==> flow/design.v <==
module axi4_slave #(
    parameter int          NUM_REGS   = 4     ,
    parameter integer      ID_WIDTH   = 4     ,
    parameter integer      ADDR_WIDTH = 32    ,
    parameter integer      DATA_WIDTH = 32    ,
    parameter logic [31:0] BASE_ADDR  = 32'h0
)(
    input  logic                     ACLK,
    input  logic                     ARESETN,
    input  logic [ID_WIDTH-1:0]       S_AXI_AWID     ,
    input  logic [ADDR_WIDTH-1:0]     S_AXI_AWADDR   ,
    input  logic [7:0]                S_AXI_AWLEN    ,
    input  logic [2:0]                S_AXI_AWSIZE   ,
    input  logic [1:0]                S_AXI_AWBURST  ,
    input  logic                      S_AXI_AWVALID  ,
    output logic                      S_AXI_AWREADY  ,
    input  logic [DATA_WIDTH-1:0]     S_AXI_WDATA    ,
    input  logic [(DATA_WIDTH/8)-1:0] S_AXI_WSTRB    ,
    input  logic                      S_AXI_WLAST    ,
    input  logic                      S_AXI_WVALID   ,
    output logic                      S_AXI_WREADY   ,
    output logic [ID_WIDTH-1:0]       S_AXI_BID      ,
    output logic [1:0]                S_AXI_BRESP    ,
    output logic                      S_AXI_BVALID   ,
    input  logic                      S_AXI_BREADY   ,
    input  logic [ID_WIDTH-1:0  ]     S_AXI_ARID     ,
    input  logic [ADDR_WIDTH-1:0]     S_AXI_ARADDR   ,
    input  logic [7:0]                S_AXI_ARLEN    ,
    input  logic [2:0]                S_AXI_ARSIZE   ,
    input  logic [1:0]                S_AXI_ARBURST  ,
    input  logic                      S_AXI_ARVALID  ,
    output logic                      S_AXI_ARREADY  ,
    output logic [ID_WIDTH-1:0  ]     S_AXI_RID      ,
    output logic [DATA_WIDTH-1:0]     S_AXI_RDATA    ,
    output logic [1:0]                S_AXI_RRESP    ,
    output logic                      S_AXI_RLAST    ,
    output logic                      S_AXI_RVALID   ,
    input  logic                      S_AXI_RREADY   ,
    output logic                      write_en        ,
    output logic                      read_en
);
localparam ADDR_LSB     = $clog2(DATA_WIDTH / 8);
localparam ADDR_INDEX_W = $clog2(NUM_REGS);
logic [DATA_WIDTH-1:0] regfile [NUM_REGS-1:0];  
logic [ADDR_INDEX_W-1:0] write_ptr;
typedef enum logic [1:0] {
    WR_IDLE,     
    WR_WAIT,     
    WR_DATA,     
    WR_RESP      
} wr_state_t;
wr_state_t wr_state, wr_next;
logic awc_hs, wc_hs; 
logic [ADDR_WIDTH-1:0]      addr_latch     ;
logic [ID_WIDTH-1:0]        awid_latch     ;
logic [7:0]  awlen_latch    ;
logic [2:0]  awsize_latch   ;
logic [1:0]  awburst_latch  ;
logic [DATA_WIDTH-1:0]      wdata_latch    ; 
logic [(DATA_WIDTH/8)-1:0]  wstrb_latch    ;
logic                       wlast_latch    ;
logic [ADDR_WIDTH-1:0]      awaddr_latch   ;
logic [11:0] wr_transfer_size, wr_wrap_start, wr_transfer_size_latch, wr_wrap_start_latch, wr_wrap_end, wr_wrap_end_latch;
assign wr_transfer_size = (awlen_latch + 1)*(2**awsize_latch);
assign wr_wrap_start    = (S_AXI_AWADDR/ wr_transfer_size) * wr_transfer_size;
assign wr_wrap_end      = wr_wrap_start + wr_transfer_size;
logic [7:0] wr_beat_count;  
logic awaddr_err, wstrb_err, wr_burst_err;
always_comb begin
    wr_next = wr_state;  
    case(wr_state)
        WR_IDLE : if (S_AXI_AWVALID || S_AXI_WVALID)                          wr_next = WR_WAIT;
        WR_WAIT : if (awc_hs && wc_hs)                                        wr_next = WR_DATA;
        WR_DATA : if (S_AXI_WLAST || wstrb_err || awaddr_err || wr_burst_err) wr_next = WR_RESP;
        WR_RESP : if (S_AXI_BREADY)                                           wr_next = WR_IDLE;
    endcase
end
always_ff @(posedge ACLK or negedge ARESETN) begin
    if (!ARESETN)
        wr_state <= WR_IDLE;
    else
        wr_state <= wr_next;
end
always_ff @(posedge ACLK or negedge ARESETN) begin
    if (!ARESETN) begin
        S_AXI_AWREADY          <=  0    ;
        awc_hs                 <= '0    ;
        awid_latch             <= '0    ;
        awlen_latch            <= '0    ;
        awsize_latch           <= '0    ;
        awburst_latch          <= '0    ;
        awaddr_err             <= '0    ;
        wr_burst_err           <= '0    ;
        S_AXI_WREADY           <=  0    ;
        wr_beat_count          <=  0    ;
        write_ptr              <= '0    ;  
        wc_hs                  <= '0    ;
        wr_transfer_size_latch <= '0    ;
        wr_wrap_start_latch    <= '0    ;
        wr_wrap_end_latch      <= '0    ;
        wstrb_err              <= '0    ;
        S_AXI_BID              <= '0    ;
        S_AXI_BVALID           <= '0    ;
        S_AXI_BRESP            <= 2'b00 ;
        for (int r = 0; r < NUM_REGS; r++)
            regfile[r]         <= '0    ;
    end
    else begin
        case(wr_state)
            WR_IDLE: begin
                S_AXI_AWREADY          <= '0;
                S_AXI_WREADY           <= '0;
                awc_hs                 <= '0;
                awid_latch             <= '0;
                awlen_latch            <= '0;
                awsize_latch           <= '0;
                awburst_latch          <= '0;
                write_ptr              <= '0;
                wr_transfer_size_latch <= '0;
                wr_wrap_start_latch    <= '0;
                wr_wrap_end_latch      <= '0;
                S_AXI_BID              <= '0;
                S_AXI_BRESP            <= '0;
                S_AXI_BVALID           <= '0;
                awaddr_err             <= '0;
                wr_burst_err           <= '0;
                wstrb_err              <= '0;
            end
            WR_WAIT: begin
                if(S_AXI_AWVALID) begin
                    S_AXI_AWREADY          <= 1'b1              ;
                    awc_hs                 <= 1'b1              ;
                    awid_latch             <= S_AXI_AWID        ;
                    awlen_latch            <= S_AXI_AWLEN       ;
                    awsize_latch           <= S_AXI_AWSIZE      ;
                    awburst_latch          <= S_AXI_AWBURST     ;
                    awaddr_latch           <= S_AXI_AWADDR      ;
                    write_ptr              <= S_AXI_AWADDR[4:2] ;
                    wr_transfer_size_latch <= wr_transfer_size  ;
                    wr_wrap_start_latch    <= wr_wrap_start     ;
                    wr_wrap_end_latch      <= wr_wrap_end       ;
                end
                S_AXI_WREADY <= 1'b1;
                if(S_AXI_WVALID) begin
                    wc_hs        <= 1'b1;
                end
            end
            WR_DATA: begin
                S_AXI_AWREADY <= 1'b0;  
                if(!(wstrb_err || awaddr_err || wr_burst_err) && wr_beat_count < awlen_latch + 1) begin
                    for (int i = 0; i < DATA_WIDTH/8; i++) begin
                        if (S_AXI_WSTRB[i])
                            regfile[write_ptr][8*i +: 8] <= S_AXI_WDATA[8*i +: 8];
                    end
                    wr_beat_count <= wr_beat_count + 1;
                    case(awburst_latch)  
                        2'b00: write_ptr <= write_ptr;       
                        2'b01: begin
                            if(write_ptr >= awlen_latch) begin
                                awaddr_err <= 1'b1;
                            end
                            else begin
                                write_ptr <= write_ptr + 1;   
                            end
                        end
                        2'b10: begin                         
                            if (write_ptr + 1 == wr_wrap_end_latch) begin
                                write_ptr <= wr_wrap_start_latch;
                            end
                            else begin
                                write_ptr <= write_ptr + 1;
                            end
                        end
                        2'b11:  wr_burst_err <= 1'b1;   
                    endcase
                end
                if(S_AXI_WSTRB == '0) begin
                    wstrb_err <= 1'b1;
                end
                if (wr_beat_count == 0) begin
                    if(!(awaddr_latch[1:0] == 2'b00)) begin
                        awaddr_err <= 1'b1;
                    end
                end
                if(wr_beat_count > 0) begin
                    if (write_ptr < awaddr_latch[ADDR_LSB +: ADDR_INDEX_W] || write_ptr > awaddr_latch[ADDR_LSB +: ADDR_INDEX_W] + (1 << ADDR_INDEX_W) - 1) begin
                        awaddr_err <=1'b1;
                    end
                end
            end
            WR_RESP: begin
                wr_beat_count <= '0;
                S_AXI_WREADY  <= 1'b0;
                S_AXI_BVALID  <= 1'b1;
                S_AXI_BID     <= awid_latch;
                S_AXI_BRESP  <= (awaddr_err)                ? 2'b11 :   
                                (wstrb_err || wr_burst_err) ? 2'b10 :   
                                                              2'b00 ;   
                if (S_AXI_BREADY && S_AXI_BVALID) begin
                    awc_hs        <= 1'b0;
                    wc_hs         <= 1'b0;
                    S_AXI_BVALID  <= 1'b0;
                    write_ptr     <= '0;
                end
            end
        endcase
    end
end
typedef enum logic [1:0] {
    RD_IDLE,     
    RD_WAIT,     
    RD_DATA      
} rd_state_t;
rd_state_t rd_state, rd_next;
logic ar_hs;
logic [7:0] rd_beat_count;
logic ar_err, r_burst_err;
always_comb begin
    rd_next = rd_state;
    case(rd_state)
        RD_IDLE: if (S_AXI_ARVALID)                               rd_next = RD_WAIT;
        RD_WAIT: if (ar_hs )                                      rd_next = RD_DATA;
        RD_DATA: if (rd_beat_count == 0 || ar_err || r_burst_err) rd_next = RD_IDLE;
    endcase
end
always_ff @(posedge ACLK or negedge ARESETN) begin
    if(!ARESETN) begin
        rd_state <= RD_IDLE;
    end
    else begin
        rd_state <= rd_next;
    end
end
logic [ADDR_INDEX_W-1:0] read_ptr;
logic [ADDR_WIDTH-1:0]  arid_latch    ;
logic [7:0]             arlen_latch   ;
logic [2:0]             arsize_latch  ;
logic [ADDR_WIDTH-1:0]  araddr_latch  ;
logic [1:0]             arburst_latch ;
logic                   rd_complete   ;
logic [11:0] rd_transfer_size, rd_wrap_start, rd_transfer_size_latch, rd_wrap_start_latch, rd_wrap_end, rd_wrap_end_latch;
assign rd_transfer_size = (arlen_latch + 1)*(2**arsize_latch);
assign rd_wrap_start    = (S_AXI_ARADDR/ rd_transfer_size) * rd_transfer_size;
assign rd_wrap_end      = rd_wrap_start + rd_transfer_size;
always_ff @(posedge ACLK or negedge ARESETN) begin
    if(!ARESETN) begin
        S_AXI_ARREADY <=  0   ;
        S_AXI_RID     <= '0   ;
        S_AXI_RDATA   <= '0   ;
        S_AXI_RRESP   <= 2'b00;
        S_AXI_RLAST   <=  0   ;
        S_AXI_RVALID  <=  0   ;
        read_ptr      <= '0   ;
        ar_hs         <=  0   ;
    end
    else begin
        case(rd_state)
            RD_IDLE: begin
                S_AXI_ARREADY          <=  0;
                S_AXI_RLAST            <=  0;
                S_AXI_RVALID           <=  0;
                ar_hs                  <=  0;
                arid_latch             <= '0;
                arlen_latch            <= '0;
                arsize_latch           <= '0;
                araddr_latch           <= '0;
                r_burst_err            <= '0;
                ar_err                 <= '0;
                arburst_latch          <= '0;
                read_ptr               <= '0;
                rd_beat_count          <= '0;
                rd_transfer_size_latch <= '0;
                rd_wrap_start_latch    <= '0;
                rd_wrap_end_latch      <= '0;
            end
            RD_WAIT: begin
                S_AXI_ARREADY          <= 1'b1              ;
                ar_hs                  <= 1'b1              ;
                arid_latch             <= S_AXI_ARID        ;
                arlen_latch            <= S_AXI_ARLEN       ;
                araddr_latch           <= S_AXI_ARADDR      ;
                arsize_latch           <= S_AXI_ARSIZE      ;
                arburst_latch          <= S_AXI_ARBURST     ;
                read_ptr               <= S_AXI_ARADDR[4:2] ;
                rd_beat_count          <= arlen_latch + 1   ;
                rd_transfer_size_latch <= rd_transfer_size  ;
                rd_wrap_start_latch    <= rd_wrap_start     ;   
                rd_wrap_end_latch      <= rd_wrap_end       ;
            end
            RD_DATA: begin
                S_AXI_ARREADY          <= 1'b0;
                if (rd_beat_count == arlen_latch + 1 && !(araddr_latch[1:0] == 2'b00)) begin
                    ar_err <= 1'b1;
                    if (S_AXI_RREADY) begin
                        S_AXI_RVALID <= 1'b1;
                        S_AXI_RLAST  <= 1'b1;
                        S_AXI_RID    <= arid_latch;
                        S_AXI_RRESP  <= 2'b11;
                    end
                end
                else if (rd_beat_count == arlen_latch && (read_ptr < araddr_latch[4:2] || read_ptr > araddr_latch[4:2] + 7)) begin
                    ar_err <= 1'b1;
                    if (S_AXI_RREADY) begin
                        S_AXI_RVALID <= 1'b1;
                        S_AXI_RLAST  <= 1'b1;
                        S_AXI_RID    <= arid_latch;
                        S_AXI_RRESP  <= 2'b11;
                    end
                end
                else if (arburst_latch == 2'b11) begin
                    r_burst_err <= 1'b1;
                    if (S_AXI_RREADY) begin
                        S_AXI_RVALID <= 1'b1;
                        S_AXI_RLAST  <= 1'b1;
                        S_AXI_RID    <= arid_latch;
                        S_AXI_RRESP  <= 2'b01;
                    end
                end
                else begin
                    if(rd_beat_count > 1 && S_AXI_RREADY) begin
                        S_AXI_RVALID <= 1'b1;
                        S_AXI_RDATA  <= regfile[read_ptr];
                        S_AXI_RID    <= arid_latch;
                        case(arburst_latch)
                            2'b00: read_ptr <= read_ptr;         
                            2'b01: 
                                if(read_ptr >= arlen_latch) begin
                                    ar_err <= 1'b1;
                                end
                                else begin 
                                read_ptr <= read_ptr + 1;     
                                end
                            2'b10:                               
                                if (read_ptr + 1 == rd_wrap_end_latch) begin
                                    read_ptr <= rd_wrap_start_latch;
                                end
                                else begin
                                    read_ptr <= read_ptr + 1;
                                end
                        endcase
                        rd_beat_count <= rd_beat_count - 1;
                    end
                    else if (rd_beat_count == 1 && S_AXI_RREADY) begin
                        S_AXI_RVALID <= 1'b1;
                        S_AXI_RLAST  <= 1'b1;
                        S_AXI_RDATA  <= regfile[read_ptr];
                        S_AXI_RID    <= arid_latch;
                        S_AXI_RRESP  <= (ar_err)      ? 2'b11 :   
                                        (r_burst_err) ? 2'b10 :   
                                                        2'b00 ;   
                        rd_beat_count <= 0;
                    end
                end
            end
        endcase
    end
end
assign write_en = awc_hs && wc_hs;
assign read_en  = ar_hs;
endmodule
## Tool chain data of axi4_slave

What the tools print for axi4_slave, step after step.
Lines are those of the file above, counted from 1.
Library cell names are shortened.
A cell with - has no value.

- Top module: axi4_slave
- Clock port: ACLK
- Library: sky130hd
- Library corner: tt_025C_1v80

## Word-level counts

Source: Yosys, flattened and elaborated. Widths are those after wreduce. Registers that Yosys merges into a memory's read port (data or address) are not register bits. Print and check cells do not count.

- Bitwise operators: 3
- Divide/modulo/power cells: 2
- $mul: 4
- Magnitude comparators: 9
- Shift operators: 2
- Muxes and demuxes: 121
- Equality and inequality tests: 54
- Reductions and logical operators: 85
- Add/subtract/negate cells: 11

Operator list:

| kind | count |
|---|---|
| 32-bit by 32-bit multiplier with 12-bit output | 2 |
| 32-bit by 12-bit divider with 32-bit output | 2 |
| 32-bit by 12-bit multiplier with 12-bit output | 2 |
| 32-bit parallel mux with 4-bit select | 1 |
| 4-bit AND reduction | 19 |
| 1-bit by 3-bit left shift with 32-bit output (first input constant) | 2 |
| 32-bit by 12-bit equality test with 1-bit output | 2 |
| 32-bit two-way mux | 2 |
| 2-bit two-way mux | 31 |
| 8-bit two-way mux | 7 |
| 12-bit parallel mux with 2-bit select | 2 |
| 8-bit parallel mux with 2-bit select | 3 |
| 2-bit inequality test (second input constant) | 18 |
| 1-bit two-way mux | 34 |
| 2-bit by 32-bit > comparator with 1-bit output | 1 |
| 2-bit parallel mux with 2-bit select | 7 |
| 4-bit two-way mux | 7 |
| 1-bit parallel mux with 2-bit select | 13 |
| 12-bit adder | 2 |
| 4-bit inequality test (second input constant) | 6 |
| 8-bit parallel mux with 3-bit select | 1 |
| 4-bit parallel mux with 2-bit select | 3 |
| 2-bit equality test (second input constant) | 11 |
| 2-bit nonzero test | 11 |
| 6-bit AND reduction | 3 |
| 8-bit by 1-bit adder with 9-bit output (second input constant) | 2 |
| 2-bit by 8-bit greater-or-equal comparator with 1-bit output | 2 |
| 8-bit by 1-bit > comparator with 1-bit output (second input constant) | 2 |

Other operator kinds: 39; their cells: 93.

- Register bits: 281
- Output and inout bits: 52
- Bits of input ports: 142

## Logic depth

Depth = most cells in a row (Yosys ltp): at word level without a register or memory, in the mapped netlist without a sequential cell, where the memories' decode and read muxes count.

- Depth after elaboration: 10
- ABC_AREA: 0
- Mapped depth: 550
- Mapped depth without buffers: 511

## Netlist

Source: synth_stat.txt of the flow (Yosys; design flattened, memories mapped). It holds for the ABC_AREA given above (unset counts as 0); a run with the other value may have another netlist.

Cell types:

| type | count | area in all (µm²) |
|---|---|---|
| ha_1 | 793 | 9.92E+03 |
| dfrtp_1 | 232 | 5.81E+03 |
| o21a_1 | 433 | 3.25E+03 |
| fa_1 | 150 | 3002.88 |
| mux2_2 | 258 | 2.91E+03 |
| nand2_1 | 741 | 2.78E+03 |
| nor2_1 | 731 | 2.74E+03 |
| nor3_1 | 488 | 2.44E+03 |
| xnor2_1 | 272 | 2.38E+03 |
| a21oi_1 | 461 | 2.31E+03 |
| o31ai_1 | 224 | 1.68E+03 |
| o21ai_0 | 312 | 1.56E+03 |
| edfxtp_1 | 50 | 1501.44 |
| inv_1 | 395 | 1.48E+03 |
| xor2_1 | 125 | 1094.8 |
| a21o_1 | 128 | 960.922 |
| nand3_1 | 167 | 835.802 |
| clkbuf_1 | 213 | 799.517 |

Other cell types: 123; their cells: 1834.

- Buffers: 287
- Chip area (Yosys): 61413.9 µm²
- Flip-flop cells: 284
- Mapped cells: 8007

## Worst setup path after synthesis

Path of least setup slack by OpenSTA after synthesis, without wires, with an ideal clock, recovery checks aside; 20% of the period is set as input and as output delay. Where synthesis merged equal registers, the netlist keeps one of their names.

- Path type: input to register
- Start: in S_AXI_ARADDR[31]
- End: reg rd_wrap_end_latch[11]
- Slack: 61565 ps
- Input delay: 40000 ps
- Path buffers: 44
- Data arrival time: 138168 ps
- Path delay: 98435 ps
- Clock period: 200000 ps
- Data required time: 199733 ps
- Stages on the path: 505
- Synthesis period reached: 138435 ps

"path delay" = arrival - input delay + setup time.
"stages on the path": output pins that drive a net of the path, with the launching flip-flop's if there is one; two outputs of one cell count as two.
"synthesis period reached" = period - worst setup slack (recovery checks aside). The figure is calculated, with input and output delays left at 20% of the set period.
The rows between start and end are the longest chain of elaborated cells between them; the timing report does not say that the signal goes this way. Where chains are equally long, one stands for them.
Each line given opens the expression or statement behind the cell; cells for indexed reads and writes are added by Yosys, which also makes memories of some case tables.

- Path through: ha_1 a21oi_1 ha_1 o21a_1 o21ai_0 nor3_1 mux2i_1 ha_1 o21a_1 o21ai_0 a21oi_1 nand2_1 nand2_1 o21ai_0 ha_1 o21a_1 o21a_1 o21a_1 [469 not listed] inv_1 o21bai_1 a21oi_1 xnor2_1 xnor2_1 xnor2_1 xnor2_1 xnor2_1 xor2_1 xnor2_1 xnor2_1 xnor2_1 xnor2_1 xnor2_1 xnor2_1 xnor2_1 nand2b_1 mux2i_1
- Length of the longest elaborated chain: 4
- Elaborated cells on any way between the ends: 4

RTL lines, path post-synthesis:

| what | RTL line | text |
|---|---|---|
| from (decl) | 27 | `input  logic [ADDR_WIDTH-1:0]     S_AXI_ARADDR   ,` |
| 32-bit by 12-bit divider with 32-bit output | 243 | `assign rd_wrap_start    = (S_AXI_ARADDR/ rd_transfer_size) * rd_transfer_size;` |
| 32-bit by 12-bit multiplier with 12-bit output | 243 |  |
| 12-bit adder | 244 | `assign rd_wrap_end      = rd_wrap_start + rd_transfer_size;` |
| 12-bit parallel mux with 2-bit select | 257 | `case(rd_state)` |
| to (assign) | 274 | `rd_wrap_end_latch      <= '0;` |
| to (assign) | 288 | `rd_wrap_end_latch      <= rd_wrap_end       ;` |
| to (decl) | 241 | `logic [11:0] rd_transfer_size, rd_wrap_start, rd_transfer_size_latch, rd_wrap_start_latch, rd_wrap_end, rd_wra ...` |

## Path in the finished layout

From the final timing report of stored run 1: the path of least setup slack in the routed layout; clock arrival at registers is part of the times.
The report prints the path's times to 10 ps; the period is as set.

- Path type: input to register
- Start: in S_AXI_AWADDR[31]
- End: reg wr_wrap_end_latch[11]
- Path buffers: 4
- Input delay: 31000 ps
- Clock period: 155000 ps
- Stages on the path: 457
- Slack: 11680 ps
- Data required time: 155440 ps
- Data arrival time: 143760 ps

The rows between start and end are the longest chain of elaborated cells between them; the timing report does not say that the signal goes this way. Where chains are equally long, one stands for them.
At most two assigning lines are given for a register; there are more.

- Path through: clkdlybuf4s50_1 ha_1 o21ai_0 nor3_1 a31oi_1 a31oi_1 ha_1 o21ai_0 nand2b_1 and2_1 a21oi_1 a31oi_1 ha_1 o21a_1 o21a_1 o21ai_0 or3_1 o31ai_1 [421 not listed] inv_1 o21bai_1 a21oi_1 xnor2_1 xnor2_1 xnor2_1 xnor2_1 xnor2_1 xnor2_1 xnor2_1 xnor2_1 xnor2_1 xnor2_1 xnor2_1 xnor2_1 xnor2_1 xor2_1 o21ai_1
- Length of the longest elaborated chain: 5
- Elaborated cells on any way between the ends: 5

RTL lines, path after layout:

| what | RTL line | text |
|---|---|---|
| from (decl) | 11 | `input  logic [ADDR_WIDTH-1:0]     S_AXI_AWADDR   ,` |
| 32-bit by 12-bit divider with 32-bit output | 65 | `assign wr_wrap_start    = (S_AXI_AWADDR/ wr_transfer_size) * wr_transfer_size;` |
| 32-bit by 12-bit multiplier with 12-bit output | 65 |  |
| 12-bit adder | 66 | `assign wr_wrap_end      = wr_wrap_start + wr_transfer_size;` |
| 12-bit two-way mux | 130 | `if(S_AXI_AWVALID) begin` |
| 12-bit parallel mux with 2-bit select | 109 | `case(wr_state)` |
| to (assign) | 100 | `wr_wrap_end_latch      <= '0    ;` |
| to (assign) | 141 | `wr_wrap_end_latch      <= wr_wrap_end       ;` |
| to (decl) | 63 | `logic [11:0] wr_transfer_size, wr_wrap_start, wr_transfer_size_latch, wr_wrap_start_latch, wr_wrap_end, wr_wra ...` |

Subject: flow runs of axi4_slave

Hi,

6 stored runs of axi4_slave in the flow (synthesis by Yosys, layout by OpenROAD, sky130hd cells), in arbitrary order. Constraints: input delay and output delay 20% of the set period each, output load 0.01 pF.
"achieved period" = clock period - worst setup slack. The figure is calculated, with input and output delays left at 20% of the set period.
A setting shown as - is not set for that run.

| item | stored run 1 | stored run 2 | stored run 3 | stored run 4 | stored run 5 | stored run 6 |
|---|---|---|---|---|---|---|
| CORE_UTILIZATION | 67 | 71 | 40 | 30 | 40 | 40 |
| PLACE_DENSITY | 0.6 | 0.6 | - | - | 0.78 | 0.6 |
| period_ns | 155.0 | 141.0 | 200.0 | 194.0 | 200.0 | 200.0 |
| CAP_MARGIN | 20 | 35 | 0 | 10 | 20 | 20 |
| CORE_MARGIN | 2 | 2 | 2 | 2 | 2 | 2 |
| SLEW_MARGIN | 20 | 10 | 20 | 20 | 20 | 20 |
| CORE_ASPECT_RATIO | - | 1.78 | 0.5 | - | - | - |
| CTS_CLUSTER_DIAMETER | - | 320 | 386 | - | - | - |
| GPL_ROUTABILITY_DRIVEN | - | 1 | - | 1 | - | - |
| GPL_TIMING_DRIVEN | - | 0 | 1 | - | - | - |
| MIN_ROUTING_LAYER | - | met1 | met2 | - | - | - |
| SETUP_SLACK_MARGIN | - | 1.91 | 5.0 | - | 5.0 | - |
| ABC_AREA | - | - | 1 | 0 | - | - |
| CELL_PAD_IN_SITES_DETAIL_PLACEMENT | - | - | 2 | 0 | - | - |
| CELL_PAD_IN_SITES_GLOBAL_PLACEMENT | - | - | 1 | 1 | - | - |
| CTS_CLUSTER_SIZE | - | - | 92 | 74 | - | - |
| MAX_ROUTING_LAYER | - | - | met4 | met5 | - | - |
| PLACE_DENSITY_LB_ADDON | - | - | 0.16 | 0.1 | - | - |
| TNS_END_PERCENT | - | - | 25 | 25 | - | - |
| achieved period (ps) | 143320 | 134151 | 145880 | 150897 | 151267 | 151798 |
| worst-case hold slack (ps) | 484 | 479 | 498 | 479 | 478 | 474 |
| utilization after layout (%) | 71.5 | 80.0 | 42.4 | 33.0 | 43.6 | 43.6 |
| setup slack of the worst path (ps) | 11681 | 6849 | 54120 | 43103 | 48733 | 48202 |
| synthesis area (µm²) | 61413.9 | 61413.9 | 69644.3 | 61413.9 | 61413.9 | 61413.9 |
| die area (µm²) | 94101.7 | 88964.6 | 177666.0 | 208347.0 | 156685.0 | 156685.0 |
| total negative slack (ps) | 0 | 0 | 0 | 0 | 0 | 0 |

Regards
